==> flow/design.v <==
module LMFE ( clk, reset, Din, in_en, busy, out_valid, Dout, mem_cen, mem_wen, mem_addr, mem_d, mem_q);
input   clk;
input   reset;
input   in_en;
output  busy;
output  out_valid;
input   [7:0]  Din;
output  [7:0]  Dout;
output  mem_cen;
output  mem_wen;
output  [9:0]  mem_addr;
output  [7:0]  mem_d;
input   [7:0]  mem_q;
wire [7:0] med_d_w;
wire med_en_w;
wire med_del_w;
wire newline_w;
control MainCT( .clk(clk), .rst(reset), .data_in(Din), .in_en(in_en), .busy(busy), .med_data(med_d_w), .med_en(med_en_w), .med_del(med_del_w), .cen(mem_cen), .wen(mem_wen), .addr(mem_addr), .memd(mem_d), .memq(mem_q), .out_valid(out_valid), .newline(newline_w));
insert_sort med(.clk(clk), .rst(reset) , .data_valid(med_en_w) , .data_in(med_d_w), .data_out(Dout), .del_valid(med_del_w), .newline(newline_w)); 
endmodule
module insert_sort(clk,rst,data_valid,data_in,data_out,del_valid,newline); 
input clk,rst,data_valid,del_valid,newline;
input [7:0]data_in;
output [7:0] data_out;
reg [7:0] in_r;
reg [6:0] counter_r;
wire [6:0] counter_w;
reg [1:0] state_r,state_w;
reg [7:0] list_r [48:0];
reg [7:0] list_w [48:0];
wire [48:0] pos_w;
integer i,k; 
parameter S_idle=3'd0;
parameter S_load=3'd1;
parameter S_done=3'd2;
parameter S_dele=3'd3;
assign pos_w[0]=(in_r>list_r[0]);
assign pos_w[1]=(in_r>list_r[1]);
assign pos_w[2]=(in_r>list_r[2]);
assign pos_w[3]=(in_r>list_r[3]);
assign pos_w[4]=(in_r>list_r[4]);
assign pos_w[5]=(in_r>list_r[5]);
assign pos_w[6]=(in_r>list_r[6]);
assign pos_w[7]=(in_r>list_r[7]);
assign pos_w[8]=(in_r>list_r[8]);
assign pos_w[9]=(in_r>list_r[9]);
assign pos_w[10]=(in_r>list_r[10]);
assign pos_w[11]=(in_r>list_r[11]);
assign pos_w[12]=(in_r>list_r[12]);
assign pos_w[13]=(in_r>list_r[13]);
assign pos_w[14]=(in_r>list_r[14]);
assign pos_w[15]=(in_r>list_r[15]);
assign pos_w[16]=(in_r>list_r[16]);
assign pos_w[17]=(in_r>list_r[17]);
assign pos_w[18]=(in_r>list_r[18]);
assign pos_w[19]=(in_r>list_r[19]);
assign pos_w[20]=(in_r>list_r[20]);
assign pos_w[21]=(in_r>list_r[21]);
assign pos_w[22]=(in_r>list_r[22]);
assign pos_w[23]=(in_r>list_r[23]);
assign pos_w[24]=(in_r>list_r[24]);
assign pos_w[25]=(in_r>list_r[25]);
assign pos_w[26]=(in_r>list_r[26]);
assign pos_w[27]=(in_r>list_r[27]);
assign pos_w[28]=(in_r>list_r[28]);
assign pos_w[29]=(in_r>list_r[29]);
assign pos_w[30]=(in_r>list_r[30]);
assign pos_w[31]=(in_r>list_r[31]);
assign pos_w[32]=(in_r>list_r[32]);
assign pos_w[33]=(in_r>list_r[33]);
assign pos_w[34]=(in_r>list_r[34]);
assign pos_w[35]=(in_r>list_r[35]);
assign pos_w[36]=(in_r>list_r[36]);
assign pos_w[37]=(in_r>list_r[37]);
assign pos_w[38]=(in_r>list_r[38]);
assign pos_w[39]=(in_r>list_r[39]);
assign pos_w[40]=(in_r>list_r[40]);
assign pos_w[41]=(in_r>list_r[41]);
assign pos_w[42]=(in_r>list_r[42]);
assign pos_w[43]=(in_r>list_r[43]);
assign pos_w[44]=(in_r>list_r[44]);
assign pos_w[45]=(in_r>list_r[45]);
assign pos_w[46]=(in_r>list_r[46]);
assign pos_w[47]=(in_r>list_r[47]);
assign pos_w[48]=(in_r>list_r[48]);
assign counter_w=(state_r==S_load)?counter_r+7'b1:7'b0;
assign data_out=list_r[24];
always@(*)
begin
	case(state_r)
		S_idle:  
		begin
			list_w[0]=list_r[0];
			list_w[1]=list_r[1];
			list_w[2]=list_r[2];
			list_w[3]=list_r[3];
			list_w[4]=list_r[4];
			list_w[5]=list_r[5];
			list_w[6]=list_r[6];
			list_w[7]=list_r[7];
			list_w[8]=list_r[8];
			list_w[9]=list_r[9];
			list_w[10]=list_r[10];
			list_w[11]=list_r[11];
			list_w[12]=list_r[12];
			list_w[13]=list_r[13];
			list_w[14]=list_r[14];
			list_w[15]=list_r[15];
			list_w[16]=list_r[16];
			list_w[17]=list_r[17];
			list_w[18]=list_r[18];
			list_w[19]=list_r[19];
			list_w[20]=list_r[20];
			list_w[21]=list_r[21];
			list_w[22]=list_r[22];
			list_w[23]=list_r[23];
			list_w[24]=list_r[24];
			list_w[25]=list_r[25];
			list_w[26]=list_r[26];
			list_w[27]=list_r[27];
			list_w[28]=list_r[28];
			list_w[29]=list_r[29];
			list_w[30]=list_r[30];
			list_w[31]=list_r[31];
			list_w[32]=list_r[32];
			list_w[33]=list_r[33];
			list_w[34]=list_r[34];
			list_w[35]=list_r[35];
			list_w[36]=list_r[36];
			list_w[37]=list_r[37];
			list_w[38]=list_r[38];
			list_w[39]=list_r[39];
			list_w[40]=list_r[40];
			list_w[41]=list_r[41];
			list_w[42]=list_r[42];
			list_w[43]=list_r[43];	
			list_w[44]=list_r[44];
			list_w[45]=list_r[45];
			list_w[46]=list_r[46];
			list_w[47]=list_r[47];
			list_w[48]=list_r[48];		
		end
		S_load:
		begin
			list_w[0]=((state_r==S_load)&&(pos_w[0]==1'b1))?list_r[0]:in_r;
			list_w[1]=(pos_w[1]==1'b1)?list_r[1]:((pos_w[0]==1'b1)&&(pos_w[1]==1'b0))?in_r:list_r[0];
			list_w[2]=(pos_w[2]==1'b1)?list_r[2]:((pos_w[1]==1'b1)&&(pos_w[2]==1'b0))?in_r:list_r[1];
			list_w[3]=(pos_w[3]==1'b1)?list_r[3]:((pos_w[2]==1'b1)&&(pos_w[3]==1'b0))?in_r:list_r[2];
			list_w[4]=(pos_w[4]==1'b1)?list_r[4]:((pos_w[3]==1'b1)&&(pos_w[4]==1'b0))?in_r:list_r[3];
			list_w[5]=(pos_w[5]==1'b1)?list_r[5]:((pos_w[4]==1'b1)&&(pos_w[5]==1'b0))?in_r:list_r[4];
			list_w[6]=(pos_w[6]==1'b1)?list_r[6]:((pos_w[5]==1'b1)&&(pos_w[6]==1'b0))?in_r:list_r[5];
			list_w[7]=(pos_w[7]==1'b1)?list_r[7]:((pos_w[6]==1'b1)&&(pos_w[7]==1'b0))?in_r:list_r[6];
			list_w[8]=(pos_w[8]==1'b1)?list_r[8]:((pos_w[7]==1'b1)&&(pos_w[8]==1'b0))?in_r:list_r[7];
			list_w[9]=(pos_w[9]==1'b1)?list_r[9]:((pos_w[8]==1'b1)&&(pos_w[9]==1'b0))?in_r:list_r[8];
			list_w[10]=(pos_w[10]==1'b1)?list_r[10]:((pos_w[9]==1'b1)&&(pos_w[10]==1'b0))?in_r:list_r[9];
			list_w[11]=(pos_w[11]==1'b1)?list_r[11]:((pos_w[10]==1'b1)&&(pos_w[11]==1'b0))?in_r:list_r[10];
			list_w[12]=(pos_w[12]==1'b1)?list_r[12]:((pos_w[11]==1'b1)&&(pos_w[12]==1'b0))?in_r:list_r[11];
			list_w[13]=(pos_w[13]==1'b1)?list_r[13]:((pos_w[12]==1'b1)&&(pos_w[13]==1'b0))?in_r:list_r[12];
			list_w[14]=(pos_w[14]==1'b1)?list_r[14]:((pos_w[13]==1'b1)&&(pos_w[14]==1'b0))?in_r:list_r[13];
			list_w[15]=(pos_w[15]==1'b1)?list_r[15]:((pos_w[14]==1'b1)&&(pos_w[15]==1'b0))?in_r:list_r[14];
			list_w[16]=(pos_w[16]==1'b1)?list_r[16]:((pos_w[15]==1'b1)&&(pos_w[16]==1'b0))?in_r:list_r[15];
			list_w[17]=(pos_w[17]==1'b1)?list_r[17]:((pos_w[16]==1'b1)&&(pos_w[17]==1'b0))?in_r:list_r[16];
			list_w[18]=(pos_w[18]==1'b1)?list_r[18]:((pos_w[17]==1'b1)&&(pos_w[18]==1'b0))?in_r:list_r[17];
			list_w[19]=(pos_w[19]==1'b1)?list_r[19]:((pos_w[18]==1'b1)&&(pos_w[19]==1'b0))?in_r:list_r[18];
			list_w[20]=(pos_w[20]==1'b1)?list_r[20]:((pos_w[19]==1'b1)&&(pos_w[20]==1'b0))?in_r:list_r[19];
			list_w[21]=(pos_w[21]==1'b1)?list_r[21]:((pos_w[20]==1'b1)&&(pos_w[21]==1'b0))?in_r:list_r[20];
			list_w[22]=(pos_w[22]==1'b1)?list_r[22]:((pos_w[21]==1'b1)&&(pos_w[22]==1'b0))?in_r:list_r[21];
			list_w[23]=(pos_w[23]==1'b1)?list_r[23]:((pos_w[22]==1'b1)&&(pos_w[23]==1'b0))?in_r:list_r[22];
			list_w[24]=(pos_w[24]==1'b1)?list_r[24]:((pos_w[23]==1'b1)&&(pos_w[24]==1'b0))?in_r:list_r[23];
			list_w[25]=(pos_w[25]==1'b1)?list_r[25]:((pos_w[24]==1'b1)&&(pos_w[25]==1'b0))?in_r:list_r[24];
			list_w[26]=(pos_w[26]==1'b1)?list_r[26]:((pos_w[25]==1'b1)&&(pos_w[26]==1'b0))?in_r:list_r[25];
			list_w[27]=(pos_w[27]==1'b1)?list_r[27]:((pos_w[26]==1'b1)&&(pos_w[27]==1'b0))?in_r:list_r[26];
			list_w[28]=(pos_w[28]==1'b1)?list_r[28]:((pos_w[27]==1'b1)&&(pos_w[28]==1'b0))?in_r:list_r[27];
			list_w[29]=(pos_w[29]==1'b1)?list_r[29]:((pos_w[28]==1'b1)&&(pos_w[29]==1'b0))?in_r:list_r[28];
			list_w[30]=(pos_w[30]==1'b1)?list_r[30]:((pos_w[29]==1'b1)&&(pos_w[30]==1'b0))?in_r:list_r[29];
			list_w[31]=(pos_w[31]==1'b1)?list_r[31]:((pos_w[30]==1'b1)&&(pos_w[31]==1'b0))?in_r:list_r[30];	
			list_w[32]=(pos_w[32]==1'b1)?list_r[32]:((pos_w[31]==1'b1)&&(pos_w[32]==1'b0))?in_r:list_r[31];
			list_w[33]=(pos_w[33]==1'b1)?list_r[33]:((pos_w[32]==1'b1)&&(pos_w[33]==1'b0))?in_r:list_r[32];	
			list_w[34]=(pos_w[34]==1'b1)?list_r[34]:((pos_w[33]==1'b1)&&(pos_w[34]==1'b0))?in_r:list_r[33];
			list_w[35]=(pos_w[35]==1'b1)?list_r[35]:((pos_w[34]==1'b1)&&(pos_w[35]==1'b0))?in_r:list_r[34];	
			list_w[36]=(pos_w[36]==1'b1)?list_r[36]:((pos_w[35]==1'b1)&&(pos_w[36]==1'b0))?in_r:list_r[35];
			list_w[37]=(pos_w[37]==1'b1)?list_r[37]:((pos_w[36]==1'b1)&&(pos_w[37]==1'b0))?in_r:list_r[36];	
			list_w[38]=(pos_w[38]==1'b1)?list_r[38]:((pos_w[37]==1'b1)&&(pos_w[38]==1'b0))?in_r:list_r[37];
			list_w[39]=(pos_w[39]==1'b1)?list_r[39]:((pos_w[38]==1'b1)&&(pos_w[39]==1'b0))?in_r:list_r[38];	
			list_w[40]=(pos_w[40]==1'b1)?list_r[40]:((pos_w[39]==1'b1)&&(pos_w[40]==1'b0))?in_r:list_r[39];
			list_w[41]=(pos_w[41]==1'b1)?list_r[41]:((pos_w[40]==1'b1)&&(pos_w[41]==1'b0))?in_r:list_r[40];	
			list_w[42]=(pos_w[42]==1'b1)?list_r[42]:((pos_w[41]==1'b1)&&(pos_w[42]==1'b0))?in_r:list_r[41];
			list_w[43]=(pos_w[43]==1'b1)?list_r[43]:((pos_w[42]==1'b1)&&(pos_w[43]==1'b0))?in_r:list_r[42];	
			list_w[44]=(pos_w[44]==1'b1)?list_r[44]:((pos_w[43]==1'b1)&&(pos_w[44]==1'b0))?in_r:list_r[43];
			list_w[45]=(pos_w[45]==1'b1)?list_r[45]:((pos_w[44]==1'b1)&&(pos_w[45]==1'b0))?in_r:list_r[44];	
			list_w[46]=(pos_w[46]==1'b1)?list_r[46]:((pos_w[45]==1'b1)&&(pos_w[46]==1'b0))?in_r:list_r[45];
			list_w[47]=(pos_w[47]==1'b1)?list_r[47]:((pos_w[46]==1'b1)&&(pos_w[47]==1'b0))?in_r:list_r[46];				
			list_w[48]=(pos_w[48]==1'b1)?list_r[48]:((pos_w[47]==1'b1)&&(pos_w[48]==1'b0))?in_r:list_r[47];					
		end
		S_done:
		begin
			list_w[0]=list_r[0];
			list_w[1]=list_r[1];
			list_w[2]=list_r[2];
			list_w[3]=list_r[3];
			list_w[4]=list_r[4];
			list_w[5]=list_r[5];
			list_w[6]=list_r[6];
			list_w[7]=list_r[7];
			list_w[8]=list_r[8];
			list_w[9]=list_r[9];
			list_w[10]=list_r[10];
			list_w[11]=list_r[11];
			list_w[12]=list_r[12];
			list_w[13]=list_r[13];
			list_w[14]=list_r[14];
			list_w[15]=list_r[15];
			list_w[16]=list_r[16];
			list_w[17]=list_r[17];
			list_w[18]=list_r[18];
			list_w[19]=list_r[19];
			list_w[20]=list_r[20];
			list_w[21]=list_r[21];
			list_w[22]=list_r[22];
			list_w[23]=list_r[23];
			list_w[24]=list_r[24];
			list_w[25]=list_r[25];
			list_w[26]=list_r[26];
			list_w[27]=list_r[27];
			list_w[28]=list_r[28];
			list_w[29]=list_r[29];
			list_w[30]=list_r[30];
			list_w[31]=list_r[31];
			list_w[32]=list_r[32];
			list_w[33]=list_r[33];
			list_w[34]=list_r[34];
			list_w[35]=list_r[35];
			list_w[36]=list_r[36];
			list_w[37]=list_r[37];
			list_w[38]=list_r[38];
			list_w[39]=list_r[39];
			list_w[40]=list_r[40];
			list_w[41]=list_r[41];
			list_w[42]=list_r[42];
			list_w[43]=list_r[43];	
			list_w[44]=list_r[44];
			list_w[45]=list_r[45];
			list_w[46]=list_r[46];
			list_w[47]=list_r[47];
			list_w[48]=list_r[48];					
		end
		S_dele:
		begin
			list_w[0]=(pos_w[0]==1'b1)?list_r[0]:list_r[1];
			list_w[1]=(pos_w[1]==1'b1)?list_r[1]:list_r[2];
			list_w[2]=(pos_w[2]==1'b1)?list_r[2]:list_r[3];
			list_w[3]=(pos_w[3]==1'b1)?list_r[3]:list_r[4];
			list_w[4]=(pos_w[4]==1'b1)?list_r[4]:list_r[5];
			list_w[5]=(pos_w[5]==1'b1)?list_r[5]:list_r[6];
			list_w[6]=(pos_w[6]==1'b1)?list_r[6]:list_r[7];
			list_w[7]=(pos_w[7]==1'b1)?list_r[7]:list_r[8];
			list_w[8]=(pos_w[8]==1'b1)?list_r[8]:list_r[9];
			list_w[9]=(pos_w[9]==1'b1)?list_r[9]:list_r[10];
			list_w[10]=(pos_w[10]==1'b1)?list_r[10]:list_r[11];
			list_w[11]=(pos_w[11]==1'b1)?list_r[11]:list_r[12];
			list_w[12]=(pos_w[12]==1'b1)?list_r[12]:list_r[13];
			list_w[13]=(pos_w[13]==1'b1)?list_r[13]:list_r[14];
			list_w[14]=(pos_w[14]==1'b1)?list_r[14]:list_r[15];
			list_w[15]=(pos_w[15]==1'b1)?list_r[15]:list_r[16];
			list_w[16]=(pos_w[16]==1'b1)?list_r[16]:list_r[17];
			list_w[17]=(pos_w[17]==1'b1)?list_r[17]:list_r[18];
			list_w[18]=(pos_w[18]==1'b1)?list_r[18]:list_r[19];
			list_w[19]=(pos_w[19]==1'b1)?list_r[19]:list_r[20];
			list_w[20]=(pos_w[20]==1'b1)?list_r[20]:list_r[21];
			list_w[21]=(pos_w[21]==1'b1)?list_r[21]:list_r[22];
			list_w[22]=(pos_w[22]==1'b1)?list_r[22]:list_r[23];
			list_w[23]=(pos_w[23]==1'b1)?list_r[23]:list_r[24];
			list_w[24]=(pos_w[24]==1'b1)?list_r[24]:list_r[25];
			list_w[25]=(pos_w[25]==1'b1)?list_r[25]:list_r[26];
			list_w[26]=(pos_w[26]==1'b1)?list_r[26]:list_r[27];
			list_w[27]=(pos_w[27]==1'b1)?list_r[27]:list_r[28];
			list_w[28]=(pos_w[28]==1'b1)?list_r[28]:list_r[29];
			list_w[29]=(pos_w[29]==1'b1)?list_r[29]:list_r[30];
			list_w[30]=(pos_w[30]==1'b1)?list_r[30]:list_r[31];
			list_w[31]=(pos_w[31]==1'b1)?list_r[31]:list_r[32];
			list_w[32]=(pos_w[32]==1'b1)?list_r[32]:list_r[33];
			list_w[33]=(pos_w[33]==1'b1)?list_r[33]:list_r[34];
			list_w[34]=(pos_w[34]==1'b1)?list_r[34]:list_r[35];
			list_w[35]=(pos_w[35]==1'b1)?list_r[35]:list_r[36];
			list_w[36]=(pos_w[36]==1'b1)?list_r[36]:list_r[37];
			list_w[37]=(pos_w[37]==1'b1)?list_r[37]:list_r[38];
			list_w[38]=(pos_w[38]==1'b1)?list_r[38]:list_r[39];
			list_w[39]=(pos_w[39]==1'b1)?list_r[39]:list_r[40];
			list_w[40]=(pos_w[40]==1'b1)?list_r[40]:list_r[41];
			list_w[41]=(pos_w[41]==1'b1)?list_r[41]:list_r[42];
			list_w[42]=(pos_w[42]==1'b1)?list_r[42]:list_r[43];
			list_w[43]=(pos_w[43]==1'b1)?list_r[43]:list_r[44];
			list_w[44]=(pos_w[44]==1'b1)?list_r[44]:list_r[45];
			list_w[45]=(pos_w[45]==1'b1)?list_r[45]:list_r[46];
			list_w[46]=(pos_w[46]==1'b1)?list_r[46]:list_r[47];
			list_w[47]=(pos_w[47]==1'b1)?list_r[47]:list_r[48];
			list_w[48]=(pos_w[48]==1'b1)?list_r[48]:8'd255;			
		end	
		default:
		begin
			list_w[0]=list_r[0];
			list_w[1]=list_r[1];
			list_w[2]=list_r[2];
			list_w[3]=list_r[3];
			list_w[4]=list_r[4];
			list_w[5]=list_r[5];
			list_w[6]=list_r[6];
			list_w[7]=list_r[7];
			list_w[8]=list_r[8];
			list_w[9]=list_r[9];
			list_w[10]=list_r[10];
			list_w[11]=list_r[11];
			list_w[12]=list_r[12];
			list_w[13]=list_r[13];
			list_w[14]=list_r[14];
			list_w[15]=list_r[15];
			list_w[16]=list_r[16];
			list_w[17]=list_r[17];
			list_w[18]=list_r[18];
			list_w[19]=list_r[19];
			list_w[20]=list_r[20];
			list_w[21]=list_r[21];
			list_w[22]=list_r[22];
			list_w[23]=list_r[23];
			list_w[24]=list_r[24];
			list_w[25]=list_r[25];
			list_w[26]=list_r[26];
			list_w[27]=list_r[27];
			list_w[28]=list_r[28];
			list_w[29]=list_r[29];
			list_w[30]=list_r[30];
			list_w[31]=list_r[31];
			list_w[32]=list_r[32];
			list_w[33]=list_r[33];
			list_w[34]=list_r[34];
			list_w[35]=list_r[35];
			list_w[36]=list_r[36];
			list_w[37]=list_r[37];
			list_w[38]=list_r[38];
			list_w[39]=list_r[39];
			list_w[40]=list_r[40];
			list_w[41]=list_r[41];
			list_w[42]=list_r[42];
			list_w[43]=list_r[43];	
			list_w[44]=list_r[44];
			list_w[45]=list_r[45];
			list_w[46]=list_r[46];
			list_w[47]=list_r[47];
			list_w[48]=list_r[48];
		end
	endcase		
end
always@(*)
begin
	case(state_r)
		S_idle: begin if(data_valid) state_w=S_load; else if(del_valid) state_w=S_dele; else state_w=S_idle; end
		S_load: begin if(data_valid) state_w=S_load; else state_w=S_done; end
		S_dele: begin if(del_valid) state_w=S_dele; else state_w=S_done; end
		S_done: begin if(del_valid) state_w=S_dele; else if(data_valid) state_w=S_load; else state_w=S_idle; end
		default: state_w=state_r;
	endcase
end
always@(posedge clk or posedge rst)
begin
	if(rst)
	begin
		in_r<=7'b0;
		counter_r<=7'b0;
        state_r<=2'b0;	
		list_r[0]<=8'd0;
		list_r[1]<=8'd0;		
		list_r[2]<=8'd0;		
		list_r[3]<=8'd0;		
		list_r[4]<=8'd0;		
		list_r[5]<=8'd0;		
		list_r[6]<=8'd0;		
		list_r[7]<=8'd0;		
		list_r[8]<=8'd0;		
		list_r[9]<=8'd0;		
		list_r[10]<=8'd0;		
		list_r[11]<=8'd0;		
		list_r[12]<=8'd0;		
		list_r[13]<=8'd0;		
		list_r[14]<=8'd0;		
		list_r[15]<=8'd0;		
		list_r[16]<=8'd0;		
		list_r[17]<=8'd0;		
		list_r[18]<=8'd0;		
		list_r[19]<=8'd0;		
		list_r[20]<=8'd0;		
		list_r[21]<=8'd255;		
		list_r[22]<=8'd255;		
		list_r[23]<=8'd255;		
		list_r[24]<=8'd255;		
		list_r[25]<=8'd255;		
		list_r[26]<=8'd255;		
		list_r[27]<=8'd255;		
		list_r[28]<=8'd255;		
		list_r[29]<=8'd255;		
		list_r[30]<=8'd255;		
		list_r[31]<=8'd255;		
		list_r[32]<=8'd255;		
		list_r[33]<=8'd255;		
		list_r[34]<=8'd255;		
		list_r[35]<=8'd255;		
		list_r[36]<=8'd255;		
		list_r[37]<=8'd255;		
		list_r[38]<=8'd255;		
		list_r[39]<=8'd255;		
		list_r[40]<=8'd255;		
		list_r[41]<=8'd255;		
		list_r[42]<=8'd255;		
		list_r[43]<=8'd255;		
		list_r[44]<=8'd255;		
		list_r[45]<=8'd255;		
		list_r[46]<=8'd255;		
		list_r[47]<=8'd255;		
		list_r[48]<=8'd255;		
	end
	else if(newline)
	begin
		in_r<=7'b0;
		counter_r<=7'b0;
        state_r<=2'b0;	
		list_r[0]<=8'd0;
		list_r[1]<=8'd0;		
		list_r[2]<=8'd0;		
		list_r[3]<=8'd0;		
		list_r[4]<=8'd0;		
		list_r[5]<=8'd0;		
		list_r[6]<=8'd0;		
		list_r[7]<=8'd0;		
		list_r[8]<=8'd0;		
		list_r[9]<=8'd0;		
		list_r[10]<=8'd0;		
		list_r[11]<=8'd0;		
		list_r[12]<=8'd0;		
		list_r[13]<=8'd0;		
		list_r[14]<=8'd0;		
		list_r[15]<=8'd0;		
		list_r[16]<=8'd0;		
		list_r[17]<=8'd0;		
		list_r[18]<=8'd0;		
		list_r[19]<=8'd0;		
		list_r[20]<=8'd0;		
		list_r[21]<=8'd255;		
		list_r[22]<=8'd255;		
		list_r[23]<=8'd255;		
		list_r[24]<=8'd255;		
		list_r[25]<=8'd255;		
		list_r[26]<=8'd255;		
		list_r[27]<=8'd255;		
		list_r[28]<=8'd255;		
		list_r[29]<=8'd255;		
		list_r[30]<=8'd255;		
		list_r[31]<=8'd255;		
		list_r[32]<=8'd255;		
		list_r[33]<=8'd255;		
		list_r[34]<=8'd255;		
		list_r[35]<=8'd255;		
		list_r[36]<=8'd255;		
		list_r[37]<=8'd255;		
		list_r[38]<=8'd255;		
		list_r[39]<=8'd255;		
		list_r[40]<=8'd255;		
		list_r[41]<=8'd255;		
		list_r[42]<=8'd255;		
		list_r[43]<=8'd255;		
		list_r[44]<=8'd255;		
		list_r[45]<=8'd255;		
		list_r[46]<=8'd255;		
		list_r[47]<=8'd255;		
		list_r[48]<=8'd255;		
	end	
	else
	begin	
		in_r<=data_in;
		counter_r<=counter_w;
        state_r<=state_w;	
		list_r[0]<=list_w[0];
		list_r[1]<=list_w[1];		
		list_r[2]<=list_w[2];		
		list_r[3]<=list_w[3];		
		list_r[4]<=list_w[4];		
		list_r[5]<=list_w[5];		
		list_r[6]<=list_w[6];		
		list_r[7]<=list_w[7];		
		list_r[8]<=list_w[8];		
		list_r[9]<=list_w[9];		
		list_r[10]<=list_w[10];
		list_r[11]<=list_w[11];
		list_r[12]<=list_w[12];
		list_r[13]<=list_w[13];
		list_r[14]<=list_w[14];
		list_r[15]<=list_w[15];
		list_r[16]<=list_w[16];
		list_r[17]<=list_w[17];
		list_r[18]<=list_w[18];
		list_r[19]<=list_w[19];
		list_r[20]<=list_w[20];
		list_r[21]<=list_w[21];
		list_r[22]<=list_w[22];
		list_r[23]<=list_w[23];
		list_r[24]<=list_w[24];
		list_r[25]<=list_w[25];
		list_r[26]<=list_w[26];
		list_r[27]<=list_w[27];
		list_r[28]<=list_w[28];
		list_r[29]<=list_w[29];
		list_r[30]<=list_w[30];
		list_r[31]<=list_w[31];
		list_r[32]<=list_w[32];
		list_r[33]<=list_w[33];
		list_r[34]<=list_w[34];
		list_r[35]<=list_w[35];
		list_r[36]<=list_w[36];
		list_r[37]<=list_w[37];
		list_r[38]<=list_w[38];
		list_r[39]<=list_w[39];
		list_r[40]<=list_w[40];
		list_r[41]<=list_w[41];
		list_r[42]<=list_w[42];
		list_r[43]<=list_w[43];
		list_r[44]<=list_w[44];
		list_r[45]<=list_w[45];
		list_r[46]<=list_w[46];
		list_r[47]<=list_w[47];
		list_r[48]<=list_w[48];	
	end
end
endmodule
module control ( clk, rst, data_in, in_en, busy, med_data, med_en, med_del, cen, wen, addr, memd, memq, out_valid, newline);
input   clk;
input   rst;
input   in_en;
input   [7:0] data_in;
input   [7:0] memq;
output  [7:0] memd;
output  cen;
output  wen;
output  busy;
output  med_en;
output  med_del;
output  newline;
output  out_valid;
output  [7:0] med_data;
output  [9:0] addr;
parameter S_init=3'd0;
parameter S_prep=3'd1;
parameter S_getw=3'd2;
parameter S_work=3'd3;
parameter S_endl=3'd4;
reg [2:0] state_r,state_w;
reg [6:0] counter_row_r;
wire [6:0] counter_row_w;
reg [6:0] counter_col_r;
wire [6:0] counter_col_w;
reg [6:0] countwin_row_r;
wire [6:0] countwin_row_w;
reg [6:0] countwin_col_r;
wire [6:0] countwin_col_w;
reg wen_r;
reg wen_w;
reg cen_r;
reg cen_w;
reg [9:0] addr_r;
reg [9:0] addr_w;
reg [7:0] work_counter;
reg [5:0] getw_counter;
wire [5:0] getw_counter_w;
reg busy_r;
reg busy_w;
reg out_v_r;
reg out_v_w;
reg med_en_r,med_en_w;
reg med_del_r,med_del_w;
reg [7:0] med_data_r,med_data_w;
integer k;
reg [7:0] data_r;
wire [7:0] data_w;
reg readfin;
wire readfin_w;
wire [6:0] mask_row;
wire [2:0] addr_shift_0;
wire [2:0] addr_shift_1;
wire [2:0] addr_shift_2;
wire [2:0] addr_shift_3;
wire [2:0] addr_shift_4;
wire [2:0] addr_shift_5;
wire [2:0] addr_shift_6;
wire [2:0] addr_shift_7;
assign busy=busy_r;
assign wen=wen_r;
assign cen=cen_r;
assign memd=data_r;
assign med_data=med_data_r;
assign med_del=med_del_r;
assign med_en=med_en_r;
assign counter_col_w=(in_en)?counter_col_r+7'b1:counter_col_r;
assign counter_row_w=(in_en&&counter_col_r==7'd127)?counter_row_r+7'b1:counter_row_r;
assign countwin_col_w=(out_valid)?countwin_col_r+7'b1:countwin_col_r;
assign countwin_row_w=(countwin_col_w==7'd0 && out_valid)?countwin_row_r+7'b1:countwin_row_r;
assign mask_row=(countwin_row_w==7'd0)?7'b000_0_111:(countwin_row_w==7'd1)?7'b000_0_011:(countwin_row_w==7'd2)?7'b000_0_001:(countwin_row_w==7'd125)?7'b100_0_000:(countwin_row_w==7'd126)?7'b110_0_000:(countwin_row_w==7'd127)?7'b111_0_000:7'b0;
assign addr_shift_0=(countwin_row_w[2:0]==3'd5)?(countwin_row_w[5:3]+3'd1):(countwin_row_w[2:0]==3'd6)?(countwin_row_w[5:3]+3'd1):(countwin_row_w[2:0]==3'd7)?(countwin_row_w[5:3]+3'd1):countwin_row_w[5:3];
assign addr_shift_1=(countwin_row_w[2:0]==3'd6)?(countwin_row_w[5:3]+3'd1):(countwin_row_w[2:0]==3'd7)?(countwin_row_w[5:3]+3'd1):countwin_row_w[5:3];
assign addr_shift_2=(countwin_row_w[2:0]==3'd7)?(countwin_row_w[5:3]+3'd1):countwin_row_w[5:3];
assign addr_shift_3=countwin_row_w[5:3];
assign addr_shift_4=countwin_row_w[5:3];
assign addr_shift_5=(countwin_row_w[2:0]==3'd0)?(countwin_row_w[5:3]-3'd1):countwin_row_w[5:3];	
assign addr_shift_6=(countwin_row_w[2:0]==3'd1)?(countwin_row_w[5:3]-3'd1):(countwin_row_w[2:0]==3'd0)?(countwin_row_w[5:3]-3'd1):countwin_row_w[5:3];
assign addr_shift_7=(countwin_row_w[2:0]==3'd2)?(countwin_row_w[5:3]-3'd1):(countwin_row_w[2:0]==3'd1)?(countwin_row_w[5:3]-3'd1):(countwin_row_w[2:0]==3'd0)?(countwin_row_w[5:3]-3'd1):countwin_row_w[5:3];
assign out_valid=(work_counter==8'd34)?1'b1:(getw_counter==5'd19)?1'b1:1'b0;
assign newline=(state_r==S_endl)?1'b1:1'b0;
assign data_w=(in_en)?data_in:data_r;
assign getw_counter_w=(state_r==S_getw)?(getw_counter<19)?getw_counter+5'd1:5'd0:5'd0;
assign readfin_w=(counter_col_r==7'd127 && counter_row_r ==7'd127)?1'b1:readfin;
assign addr=addr_r;
always@(*)
begin
	case(state_r)
	S_endl:
	begin
		busy_w=1'b1;
		cen_w=1'b0;
		wen_w=(readfin==1'b0)?1'b0:1'b1;
		addr_w=(readfin==1'b0)?{counter_row_r[2:0],7'b0}:{countwin_row_r[2:0],countwin_col_r};
		med_en_w=1'd0;
		med_del_w=1'd0;
		med_data_w=8'd255;
	end
	S_prep:
	begin
		busy_w=1'b0;
		cen_w=1'b0;	
		wen_w=1'b0;	
		addr_w={counter_row_r[2:0],counter_col_r};
		med_en_w=1'd0;
		med_del_w=1'd0;
		med_data_w=8'd255;
	end
	S_init:
	begin
		busy_w=1'b0;
		cen_w=1'b0;
		wen_w=1'b0;	
		addr_w=10'd0;
		med_en_w=1'd0;
		med_del_w=1'd0;
		med_data_w=8'd255;		
	end
	S_getw:
	begin
		busy_w=1'b1;		
		cen_w=1'b0;
		wen_w=1'b1;	
		case(getw_counter)
			5'd0: begin addr_w={(countwin_row_r[2:0]-3'd3),countwin_col_r-7'd4}; end
			5'd1: begin addr_w={(countwin_row_r[2:0]-3'd2),countwin_col_r-7'd4}; end
			5'd2: begin addr_w={(countwin_row_r[2:0]-3'd1),countwin_col_r-7'd4}; end		
			5'd3: begin addr_w={(countwin_row_r[2:0]),countwin_col_r-7'd4}; end
			5'd4: begin addr_w={(countwin_row_r[2:0]+3'd1),countwin_col_r-7'd4}; end
			5'd5: begin addr_w={(countwin_row_r[2:0]+3'd2),countwin_col_r-7'd4}; end	
			5'd6: begin addr_w={(countwin_row_r[2:0]+3'd3),countwin_col_r-7'd4}; end
			5'd8: begin addr_w={(countwin_row_r[2:0]-3'd3),countwin_col_r+7'd3}; end
			5'd9: begin addr_w={(countwin_row_r[2:0]-3'd2),countwin_col_r+7'd3}; end
			5'd10: begin addr_w={(countwin_row_r[2:0]-3'd1),countwin_col_r+7'd3}; end
			5'd11: begin addr_w={(countwin_row_r[2:0]),countwin_col_r+7'd3}; end
			5'd12: begin addr_w={(countwin_row_r[2:0]+3'd1),countwin_col_r+7'd3}; end
			5'd13: begin addr_w={(countwin_row_r[2:0]+3'd2),countwin_col_r+7'd3}; end
			5'd14: begin addr_w={(countwin_row_r[2:0]+3'd3),countwin_col_r+7'd3}; end
			default: begin addr_w=addr_r; end
		endcase
		case(getw_counter)	
			5'd1: begin med_data_w=(mask_row[0])?8'd0:(countwin_col_r>3)?memq:8'd0; med_en_w=1'd0; med_del_w=1'd1; end
			5'd2: begin med_data_w=(mask_row[1])?8'd0:(countwin_col_r>3)?memq:8'd0; med_en_w=1'd0; med_del_w=1'd1; end
			5'd3: begin med_data_w=(mask_row[2])?8'd0:(countwin_col_r>3)?memq:8'd0; med_en_w=1'd0; med_del_w=1'd1; end	
			5'd4: begin med_data_w=(mask_row[3])?8'd0:(countwin_col_r>3)?memq:8'd0; med_en_w=1'd0; med_del_w=1'd1; end
			5'd5: begin med_data_w=(mask_row[4])?8'd0:(countwin_col_r>3)?memq:8'd0; med_en_w=1'd0; med_del_w=1'd1; end
			5'd6: begin med_data_w=(mask_row[5])?8'd0:(countwin_col_r>3)?memq:8'd0; med_en_w=1'd0; med_del_w=1'd1; end
			5'd7: begin med_data_w=(mask_row[6])?8'd0:(countwin_col_r>3)?memq:8'd0; med_en_w=1'd0; med_del_w=1'd1; end
			5'd9: begin med_data_w=(mask_row[0])?8'd0:(countwin_col_r<=124)?memq:8'd0; med_en_w=1'd1; med_del_w=1'd0; end
			5'd10: begin med_data_w=(mask_row[1])?8'd0:(countwin_col_r<=124)?memq:8'd0; med_en_w=1'd1; med_del_w=1'd0; end
			5'd11: begin med_data_w=(mask_row[2])?8'd0:(countwin_col_r<=124)?memq:8'd0; med_en_w=1'd1; med_del_w=1'd0; end
			5'd12: begin med_data_w=(mask_row[3])?8'd0:(countwin_col_r<=124)?memq:8'd0; med_en_w=1'd1; med_del_w=1'd0; end
			5'd13: begin med_data_w=(mask_row[4])?8'd0:(countwin_col_r<=124)?memq:8'd0; med_en_w=1'd1; med_del_w=1'd0; end
			5'd14: begin med_data_w=(mask_row[5])?8'd0:(countwin_col_r<=124)?memq:8'd0; med_en_w=1'd1; med_del_w=1'd0; end
			5'd15: begin med_data_w=(mask_row[6])?8'd0:(countwin_col_r<=124)?memq:8'd0; med_en_w=1'd1; med_del_w=1'd0; end	
			default: begin med_data_w=8'd255; med_en_w=1'd0; med_del_w=1'd0; end
		endcase
	end
	S_work:
	begin	
		busy_w=1'b1;	
		cen_w=1'b0;
		wen_w=1'b1;
		med_del_w=1'b0;	
		case(work_counter)
			8'd0: begin addr_w={(countwin_row_r[2:0]-3'd3),countwin_col_r}; end
			8'd1: begin addr_w={(countwin_row_r[2:0]-3'd2),countwin_col_r}; end
			8'd2: begin addr_w={(countwin_row_r[2:0]-3'd1),countwin_col_r}; end		
			8'd3: begin addr_w={(countwin_row_r[2:0]),countwin_col_r}; end
			8'd4: begin addr_w={(countwin_row_r[2:0]+3'd1),countwin_col_r}; end
			8'd5: begin addr_w={(countwin_row_r[2:0]+3'd2),countwin_col_r}; end	
			8'd6: begin addr_w={(countwin_row_r[2:0]+3'd3),countwin_col_r}; end
			8'd8: begin addr_w={(countwin_row_r[2:0]-3'd3),countwin_col_r+7'd1}; end
			8'd9: begin addr_w={(countwin_row_r[2:0]-3'd2),countwin_col_r+7'd1}; end
			8'd10: begin addr_w={(countwin_row_r[2:0]-3'd1),countwin_col_r+7'd1}; end
			8'd11: begin addr_w={(countwin_row_r[2:0]),countwin_col_r+7'd1}; end
			8'd12: begin addr_w={(countwin_row_r[2:0]+3'd1),countwin_col_r+7'd1}; end
			8'd13: begin addr_w={(countwin_row_r[2:0]+3'd2),countwin_col_r+7'd1}; end
			8'd14: begin addr_w={(countwin_row_r[2:0]+3'd3),countwin_col_r+7'd1}; end
			8'd16: begin addr_w={(countwin_row_r[2:0]-3'd3),countwin_col_r+7'd2}; end
			8'd17: begin addr_w={(countwin_row_r[2:0]-3'd2),countwin_col_r+7'd2}; end
			8'd18: begin addr_w={(countwin_row_r[2:0]-3'd1),countwin_col_r+7'd2}; end
			8'd19: begin addr_w={(countwin_row_r[2:0]),countwin_col_r+7'd2}; end
			8'd20: begin addr_w={(countwin_row_r[2:0]+3'd1),countwin_col_r+7'd2}; end
			8'd21: begin addr_w={(countwin_row_r[2:0]+3'd2),countwin_col_r+7'd2}; end
			8'd22: begin addr_w={(countwin_row_r[2:0]+3'd3),countwin_col_r+7'd2}; end	
			8'd24: begin addr_w={(countwin_row_r[2:0]-3'd3),countwin_col_r+7'd3}; end
			8'd25: begin addr_w={(countwin_row_r[2:0]-3'd2),countwin_col_r+7'd3}; end
			8'd26: begin addr_w={(countwin_row_r[2:0]-3'd1),countwin_col_r+7'd3}; end
			8'd27: begin addr_w={(countwin_row_r[2:0]),countwin_col_r+7'd3}; end
			8'd28: begin addr_w={(countwin_row_r[2:0]+3'd1),countwin_col_r+7'd3}; end
			8'd29: begin addr_w={(countwin_row_r[2:0]+3'd2),countwin_col_r+7'd3}; end
			8'd30: begin addr_w={(countwin_row_r[2:0]+3'd3),countwin_col_r+7'd3}; end
			default: begin addr_w=addr_r; end
		endcase
		case(work_counter)	
			8'd1: begin med_data_w=(mask_row[0])?8'd0:memq; med_en_w=1'd1; end
			8'd2: begin med_data_w=(mask_row[1])?8'd0:memq; med_en_w=1'd1; end
			8'd3: begin med_data_w=(mask_row[2])?8'd0:memq; med_en_w=1'd1; end	
			8'd4: begin med_data_w=(mask_row[3])?8'd0:memq; med_en_w=1'd1; end
			8'd5: begin med_data_w=(mask_row[4])?8'd0:memq; med_en_w=1'd1; end
			8'd6: begin med_data_w=(mask_row[5])?8'd0:memq; med_en_w=1'd1; end
			8'd7: begin med_data_w=(mask_row[6])?8'd0:memq; med_en_w=1'd1; end
			8'd9: begin med_data_w=(mask_row[0])?8'd0:memq; med_en_w=1'd1; end
			8'd10: begin med_data_w=(mask_row[1])?8'd0:memq; med_en_w=1'd1; end
			8'd11: begin med_data_w=(mask_row[2])?8'd0:memq; med_en_w=1'd1; end
			8'd12: begin med_data_w=(mask_row[3])?8'd0:memq; med_en_w=1'd1; end
			8'd13: begin med_data_w=(mask_row[4])?8'd0:memq; med_en_w=1'd1; end
			8'd14: begin med_data_w=(mask_row[5])?8'd0:memq; med_en_w=1'd1; end
			8'd15: begin med_data_w=(mask_row[6])?8'd0:memq; med_en_w=1'd1; end	
			8'd17: begin med_data_w=(mask_row[0])?8'd0:memq; med_en_w=1'd1; end
			8'd18: begin med_data_w=(mask_row[1])?8'd0:memq; med_en_w=1'd1; end
			8'd19: begin med_data_w=(mask_row[2])?8'd0:memq; med_en_w=1'd1; end
			8'd20: begin med_data_w=(mask_row[3])?8'd0:memq; med_en_w=1'd1; end
			8'd21: begin med_data_w=(mask_row[4])?8'd0:memq; med_en_w=1'd1; end
			8'd22: begin med_data_w=(mask_row[5])?8'd0:memq; med_en_w=1'd1; end
			8'd23: begin med_data_w=(mask_row[6])?8'd0:memq; med_en_w=1'd1; end	
			8'd25: begin med_data_w=(mask_row[0])?8'd0:memq; med_en_w=1'd1; end
			8'd26: begin med_data_w=(mask_row[1])?8'd0:memq; med_en_w=1'd1; end
			8'd27: begin med_data_w=(mask_row[2])?8'd0:memq; med_en_w=1'd1; end
			8'd28: begin med_data_w=(mask_row[3])?8'd0:memq; med_en_w=1'd1; end
			8'd29: begin med_data_w=(mask_row[4])?8'd0:memq; med_en_w=1'd1; end
			8'd30: begin med_data_w=(mask_row[5])?8'd0:memq; med_en_w=1'd1; end
			8'd31: begin med_data_w=(mask_row[6])?8'd0:memq; med_en_w=1'd1; end
			default: begin med_data_w=8'd255; med_en_w=1'd0; end
		endcase	
	end
	default:
	begin
		busy_w=1'b0;
		cen_w=1'b1;
		wen_w=1'b0;
		addr_w=10'd0;
		med_en_w=1'd0;
		med_del_w=1'd0;
		med_data_w=8'd255;					
	end
	endcase
end
always@(*)
begin
	case(state_r)
		S_init: begin if(in_en) state_w=S_prep; else state_w=S_init; end
		S_prep: begin if(counter_col_r==7'd127 && counter_row_r>7'd3) state_w=S_work; else state_w=S_prep;end
		S_getw: 
		begin 
			if(countwin_col_r==7'd127 && countwin_row_r<7'd127 && getw_counter==5'd19) state_w=S_endl; 
			else if(countwin_col_r==7'd127 && countwin_row_r==7'd127 && getw_counter==5'd19) state_w=S_init; 
			else state_w=S_getw; 
		end
		S_work: begin if(work_counter==8'd33) state_w=S_getw; else state_w=S_work; end
		S_endl: begin if(readfin==1'b0)state_w=S_prep; else state_w=S_work; end
		default:state_w=state_r;
	endcase
end
always@(posedge clk or posedge rst)
begin
	if(rst)
	begin
		readfin<=1'b0;
		state_r<=S_init;
		addr_r<=10'd0;
		out_v_r<=1'b0;
		cen_r<=8'd0;
		wen_r<=8'd0;
		med_en_r<=1'b0;
		med_del_r<=1'b0;
		med_data_r<=8'd0;
		work_counter<=8'd0;
		getw_counter<=5'd0;
		busy_r<=1'b0;
		data_r<=8'd0;
		counter_col_r<=7'b0;
		counter_row_r<=7'b0;
		countwin_col_r<=7'b0;
		countwin_row_r<=7'b0;		
	end
	else
	begin
		readfin<=readfin_w;	
		state_r<=state_w;
		addr_r<=addr_w;
		out_v_r<=1'b0;
		med_data_r<=med_data_w;
		cen_r<=cen_w;
		wen_r<=wen_w;
		med_en_r<=med_en_w;		
		med_del_r<=med_del_w;		
		work_counter<=(state_r==S_work && !in_en)?work_counter+8'd1:8'd0;	
		getw_counter<=getw_counter_w;
		busy_r<=busy_w;
		data_r<=data_w;
		counter_col_r<=counter_col_w;
		counter_row_r<=counter_row_w;		
		countwin_col_r<=countwin_col_w;
		countwin_row_r<=countwin_row_w;	
	end
end
endmodule
From RTL to reports: LMFE
Tool output for the design above, in the order of the flow. Line numbers count from 1 in the design file above. Cell names lack the library's common part. A cell with n/a has no value.

Top: LMFE. Clock: clk. Standard-cell library: sky130hd. Library corner: tt_025C_1v80.

Word-level counts
Source: Yosys, flattened and elaborated. Widths are those after wreduce. Registers that Yosys merges into a memory's read port (data or address) are not register bits. Print and check cells do not count.

Reduce/logical cells: 130. For add/subtract/negate cells the number is 15. For mux-type cells the number is 313. Magnitude comparators: 54. Under equal/unequal tests stands 166. For bitwise operators the number is 48. For div/mod/pow operators the number is 0. $mul: 0. The entry for shift-type cells reads 0.

Operators by type and width (count): 8-bit 2-to-1 mux (220); 8-bit parallel mux with 2-bit select (50); 8-bit greater-than comparator (49); 3-bit != test (second input constant) (98); 10-bit parallel mux with 28-bit select (1); 3-bit AND reduction (49); 10-bit parallel mux with 14-bit select (1); 8-bit by 5-bit == test with 1-bit output (second input constant) (16); 8-bit parallel mux with 14-bit select (1); 8-bit by 4-bit == test with 1-bit output (second input constant) (8); 1-bit logical AND (58); 8-bit parallel mux with 7-bit select (1); 7-bit 2-to-1 mux (8); 7-bit == test (second input constant) (7); 1-bit inverter (48); 6-bit by 4-bit == test with 1-bit output (second input constant) (8); 10-bit parallel mux with 4-bit select (1); 8-bit by 3-bit == test with 1-bit output (second input constant) (4); 29-bit != test (second input constant) (1); 28-bit OR reduction (1); 4-bit OR reduction (7); 7-bit by 1-bit adder with 7-bit output (second input constant) (4); 6-bit by 3-bit == test with 1-bit output (second input constant) (4); 8-bit by 2-bit == test with 1-bit output (second input constant) (2); 8-bit by 6-bit == test with 1-bit output (second input constant) (2); 2-bit 2-to-1 mux (8); 15-bit != test (second input constant) (1); 3-bit parallel mux with 5-bit select (1).

Not listed: further kinds 42, cells in them 67.

Under bits of input ports stands 19. Memories kept: 0. The figure for ROM bits is 0. The figure for RAM bits is 0. The entry for bits in latches reads 0. Output and inout bits: 30. The entry for clocked read ports x word width reads 0. Under register bits after elaboration stands 479. The figure for word-level cells is 793.

Longest topological paths
Longest topological path by Yosys (ltp), each cell counted once; first at word level (registers and memories cut), then after technology mapping (sequential cells cut; the memories' decode and read muxes count).

The figure for depth in word-level cells is 17. The entry for ABC_AREA reads 0. Gate-level depth with buffers: 15. For depth with buffers taken out the number is 11.

After synthesis
Yosys stat after the flow's synthesis: flattened, memories mapped to cells. It holds for the ABC_AREA given above (unset counts as 0); a run with the other value may have another netlist. The area totals of this step are shown rounded.

The entry for sequential part of the area reads 12370 µm². The figure for buffer cells is 221. Under mapped cells stands 4313. The figure for flip-flops is 483. Under cell area after synthesis stands 37950 µm².

Cell types: dfrtp_1 (count 257, total area 6.43E+03 µm²); dfstp_2 (count 226, total area 5.94E+03 µm²); ha_1 (count 415, total area 5192.48 µm²); mux2i_1 (count 307, total area 3.07E+03 µm²); o21ai_0 (count 382, total area 1.91E+03 µm²); o22a_1 (count 187, total area 1.64E+03 µm²); nand2_1 (count 412, total area 1.55E+03 µm²); inv_1 (count 407, total area 1.53E+03 µm²); nand3_1 (count 280, total area 1.4E+03 µm²); a32o_1 (count 108, total area 1.08E+03 µm²); o21a_1 (count 139, total area 1.04E+03 µm²); clkbuf_1 (count 204, total area 765.734 µm²); a21oi_1 (count 151, total area 755.725 µm²); nor2_1 (count 159, total area 596.822 µm²); a21o_1 (count 77, total area 578.054 µm²); mux2_2 (count 51, total area 574.301 µm²); nor2b_1 (count 70, total area 437.92 µm²); a22o_1 (count 44, total area 385.37 µm²).

Not listed: further types 59, cells in them 437. By module: a second synthesis without flattening, with its own total; a netlist apart from the flattened one above.

The figure for cells (unflattened synthesis) is 4814. Under area total of the unflattened synthesis stands 41110 µm².

Each row is one instance without its submodules.

Modules: insert_sort (cells 4199, times used 1, area 35750 µm², seq. area 10390 µm²); control (cells 615, times used 1, area 5368 µm², seq. area 1978 µm²); LMFE (cells 0, times used 1, area 0.0 µm², seq. area 0.0 µm²).

Timing after synthesis
OpenSTA on the mapped netlist: ideal clock, no wires. The path of least setup slack (recovery checks aside). Input and output delay are each 20% of the period. Register names are those of the netlist, which keeps one name where synthesis merged equal registers.

Path kind: flip-flop to flip-flop. From: register med.in_r[0]. To: register med.list_r[7][0]. The entry for clock period reads 6.0 ns. The figure for time at the first pin is 0.000 ns. For delay of the path the number is 4.138 ns. Data arrival time: 4.016 ns. The figure for setup time is 0.122 ns. The figure for data required time is 5.878 ns. The entry for stages reads 14. For path slack the number is 1.863 ns. Under buffers on the path stands 2. For synthesis period reached the number is 4.137 ns.

"delay of the path" = arrival - input delay + setup time. "stages": output pins that drive a net of the path, with the launching flip-flop's if there is one; two outputs of one cell count as two. "synthesis period reached" = period - worst setup slack (recovery checks aside). The figure is calculated, with input and output delays left at 20% of the set period. The rows between start and end are the longest chain of elaborated cells between them; the timing report does not say that the signal goes this way. Where chains are equally long, one stands for them. Each line given opens the expression or statement behind the cell; cells for indexed reads and writes are added by Yosys, which also makes memories of some case tables. A register here has more assigning lines than the two given.

Cell sequence: dfrtp_1 -> clkbuf_1 -> inv_1 -> clkbuf_1 -> ha_1 -> nor2b_1 -> o21a_1 -> o21a_1 -> o21ai_0 -> nand3b_1 -> a21oi_1 -> mux2i_1 -> nand2_1 -> a32o_1. Under cells in the longest elaborated chain stands 7. Elaborated cells on any way between the ends: 12. Under RTL lines with such cells stands 6. Classes of those cells: compare (2); eq/ne (2); mux (5); logic (1); reduce/logical (2).

RTL lines, path after synthesis: from (decl) (line 25) `reg [7:0] in_r;`; from (assign) (line 367) `in_r<=7'b0;`; from (assign) (line 477) `in_r<=data_in;`; 8-bit greater-than comparator (line 44) `assign pos_w[7]=(in_r>list_r[7]);`; 1-bit inverter (line 152) `list_w[7]=(pos_w[7]==1'b1)?list_r[7]:((pos_w[6]==1'b1)&&(pos_w[7]==1'b0))?in_r:list_r[6];`; 1-bit logical AND (line 152); 8-bit 2-to-1 mux x2 (line 152); 8-bit parallel mux with 2-bit select (line 90) `case(state_r)`; 8-bit 2-to-1 mux (line 420) `else if(newline)`; to (assign) (line 432) `list_r[7]<=8'd0;`; to (assign) (line 487) `list_r[7]<=list_w[7];`; to (decl) (line 29) `reg [7:0] list_r [48:0];`.

Worst path after layout
From the final timing report of entry A: the path of least setup slack in the routed layout; clock arrival at registers is part of the times.

Path kind: flip-flop to flip-flop. From: register MainCT.countwin_col_r[1]. To: register MainCT.med_data_r[5]. The entry for stages reads 13. The figure for time at the first pin is 0.63 ns. The entry for clock period reads 3.13 ns. Under buffers on the path stands 2. The figure for setup time is 0.11 ns. Data arrival time: 3.64 ns. For path slack the number is 0.00 ns. The figure for data required time is 3.64 ns.

The rows between start and end are the longest chain of elaborated cells between them; the timing report does not say that the signal goes this way. Where chains are equally long, one stands for them.

Cell sequence: dfrtp_2 -> ha_4 -> buf_4 -> nand4_1 -> xor2_2 -> o2111ai_4 -> or4_4 -> a211oi_4 -> nand2_2 -> a2111oi_4 -> o211ai_2 -> buf_6 -> o21a_1. Under cells in the longest elaborated chain stands 15. Elaborated cells on any way between the ends: 45. Classes of those cells: add/sub (1); compare (2); eq/ne (5); mux (34); reduce/logical (3).

RTL lines, path post-layout: from (decl) (line 560) `reg [6:0] countwin_col_r;`; from (assign) (line 807) `countwin_col_r<=7'b0;`; from (assign) (line 827) `countwin_col_r<=countwin_col_w;`; 7-bit by 1-bit adder with 7-bit output (line 601) `assign countwin_col_w=(out_valid)?countwin_col_r+7'b1:countwin_col_r;`; 7-bit 2-to-1 mux (line 601); 7-bit logical NOT (line 602) `assign countwin_row_w=(countwin_col_w==7'd0 && out_valid)?countwin_row_r+7'b1:countwin_row_r;`; 1-bit logical AND (line 602); 7-bit 2-to-1 mux (line 602); 7-bit == test (line 603) `assign mask_row=(countwin_row_w==7'd0)?7'b000_0_111:(countwin_row_w==7'd1)?7'b000_0_011:(countwin_row_w==7'd2) ...`; 7-bit 2-to-1 mux x6 (line 603); 8-bit 2-to-1 mux (line 735) `8'd7: begin med_data_w=(mask_row[6])?8'd0:memq; med_en_w=1'd1; end`; 8-bit parallel mux with 7-bit select (line 728) `case(work_counter)`; 8-bit parallel mux with 2-bit select (line 620) `case(state_r)`; to (assign) (line 800) `med_data_r<=8'd0;`; to (assign) (line 816) `med_data_r<=med_data_w;`; to (decl) (line 577) `reg [7:0] med_data_r,med_data_w;`.

Top module LMFE; platform sky130hd; tools Yosys and OpenROAD; 4 stored runs in no particular order. Input and output delays are each 20% of the period that was set; the output load is 0.01 pF. "achieved clock period" is the run's clock period less its worst setup slack. It is reckoned from that one timing run; input and output delays stay at 20% of the period that was set. "time of the worst setup path": the worst setup path's part of the clock period (all of it between registers, 20% less for each end at a port) less its slack. A launch clock that arrives late makes it longer, a capture clock that arrives late makes it shorter. By "total power after layout" is meant OpenSTA's value without simulated activity: inputs other than the clock are taken to toggle once in ten clock periods, and the tool carries that through the logic. Values from the reports are rounded here.

Entry A has these settings: CORE_UTILIZATION 40; period_ns 3.13; CAP_MARGIN 20; CORE_MARGIN 2; SLEW_MARGIN 20. The synthesis area comes to 37950 µm². The area of the die is 97340 µm². The standard-cell area after layout reads 44130 µm². The utilization after routing reads 47.1 %. For the worst slack on setup checks the run shows 0.003 ns. For the total negative slack on setup checks the run shows 0.000 ns. The worst hold slack in the final report comes to 0.418 ns. The total power after layout reads 13890 uW. The achieved clock period comes to 3.127 ns. The time of the worst setup path comes to 3.13 ns. Kind of the worst setup path: flip-flop to flip-flop.

Entry B has these settings: CORE_MARGIN 10; CORE_UTILIZATION 40; CTS_CLUSTER_SIZE 60; HOLD_SLACK_MARGIN -0.06; MAX_ROUTING_LAYER met4; TNS_END_PERCENT 60; period_ns 6.0; CAP_MARGIN 20; SLEW_MARGIN 20. The synthesis area comes to 37950 µm². The area of the die is 107600 µm². The standard-cell area after layout reads 41700 µm². The utilization after routing reads 44.5 %. For the worst slack on setup checks the run shows 1.952 ns. For the total negative slack on setup checks the run shows 0.000 ns. The worst hold slack in the final report comes to 0.425 ns. The total power after layout reads 7313 uW. The achieved clock period comes to 4.048 ns. The time of the worst setup path comes to 4.05 ns. Kind of the worst setup path: flip-flop to flip-flop.

Entry C has these settings: CAP_MARGIN 0; CELL_PAD_IN_SITES_DETAIL_PLACEMENT 1; CELL_PAD_IN_SITES_GLOBAL_PLACEMENT 2; CORE_ASPECT_RATIO 1.06; CORE_UTILIZATION 20; CTS_CLUSTER_DIAMETER 77; CTS_CLUSTER_SIZE 30; GPL_ROUTABILITY_DRIVEN 0; GPL_TIMING_DRIVEN 0; MAX_ROUTING_LAYER met4; MIN_ROUTING_LAYER met2; PLACE_DENSITY_LB_ADDON 0.28; SLEW_MARGIN 40; period_ns 2.85; CORE_MARGIN 2. The synthesis area comes to 37950 µm². The area of the die is 193200 µm². The standard-cell area after layout reads 51100 µm². The utilization after routing reads 27.1 %. For the worst slack on setup checks the run shows -0.509 ns. For the total negative slack on setup checks the run shows -106.1 ns. The worst hold slack in the final report comes to 0.414 ns. The total power after layout reads 17480 uW. The achieved clock period comes to 3.359 ns. The time of the worst setup path comes to 3.36 ns. Kind of the worst setup path: flip-flop to flip-flop.

Entry D has these settings: CAP_MARGIN 15; CELL_PAD_IN_SITES_GLOBAL_PLACEMENT 1; CORE_ASPECT_RATIO 0.83; CORE_MARGIN 10; CORE_UTILIZATION 26; CTS_CLUSTER_SIZE 36; GPL_ROUTABILITY_DRIVEN 1; HOLD_SLACK_MARGIN 0.19; MAX_ROUTING_LAYER met4; PLACE_DENSITY_LB_ADDON 0.16; SETUP_SLACK_MARGIN 0.61; TNS_END_PERCENT 60; period_ns 6.0; SLEW_MARGIN 20. The synthesis area comes to 37950 µm². The area of the die is 161700 µm². The standard-cell area after layout reads 42860 µm². The utilization after routing reads 29.6 %. For the worst slack on setup checks the run shows 1.874 ns. For the total negative slack on setup checks the run shows 0.000 ns. The worst hold slack in the final report comes to 0.418 ns. The total power after layout reads 7647 uW. The achieved clock period comes to 4.126 ns. The time of the worst setup path comes to 4.13 ns. Kind of the worst setup path: flip-flop to flip-flop.
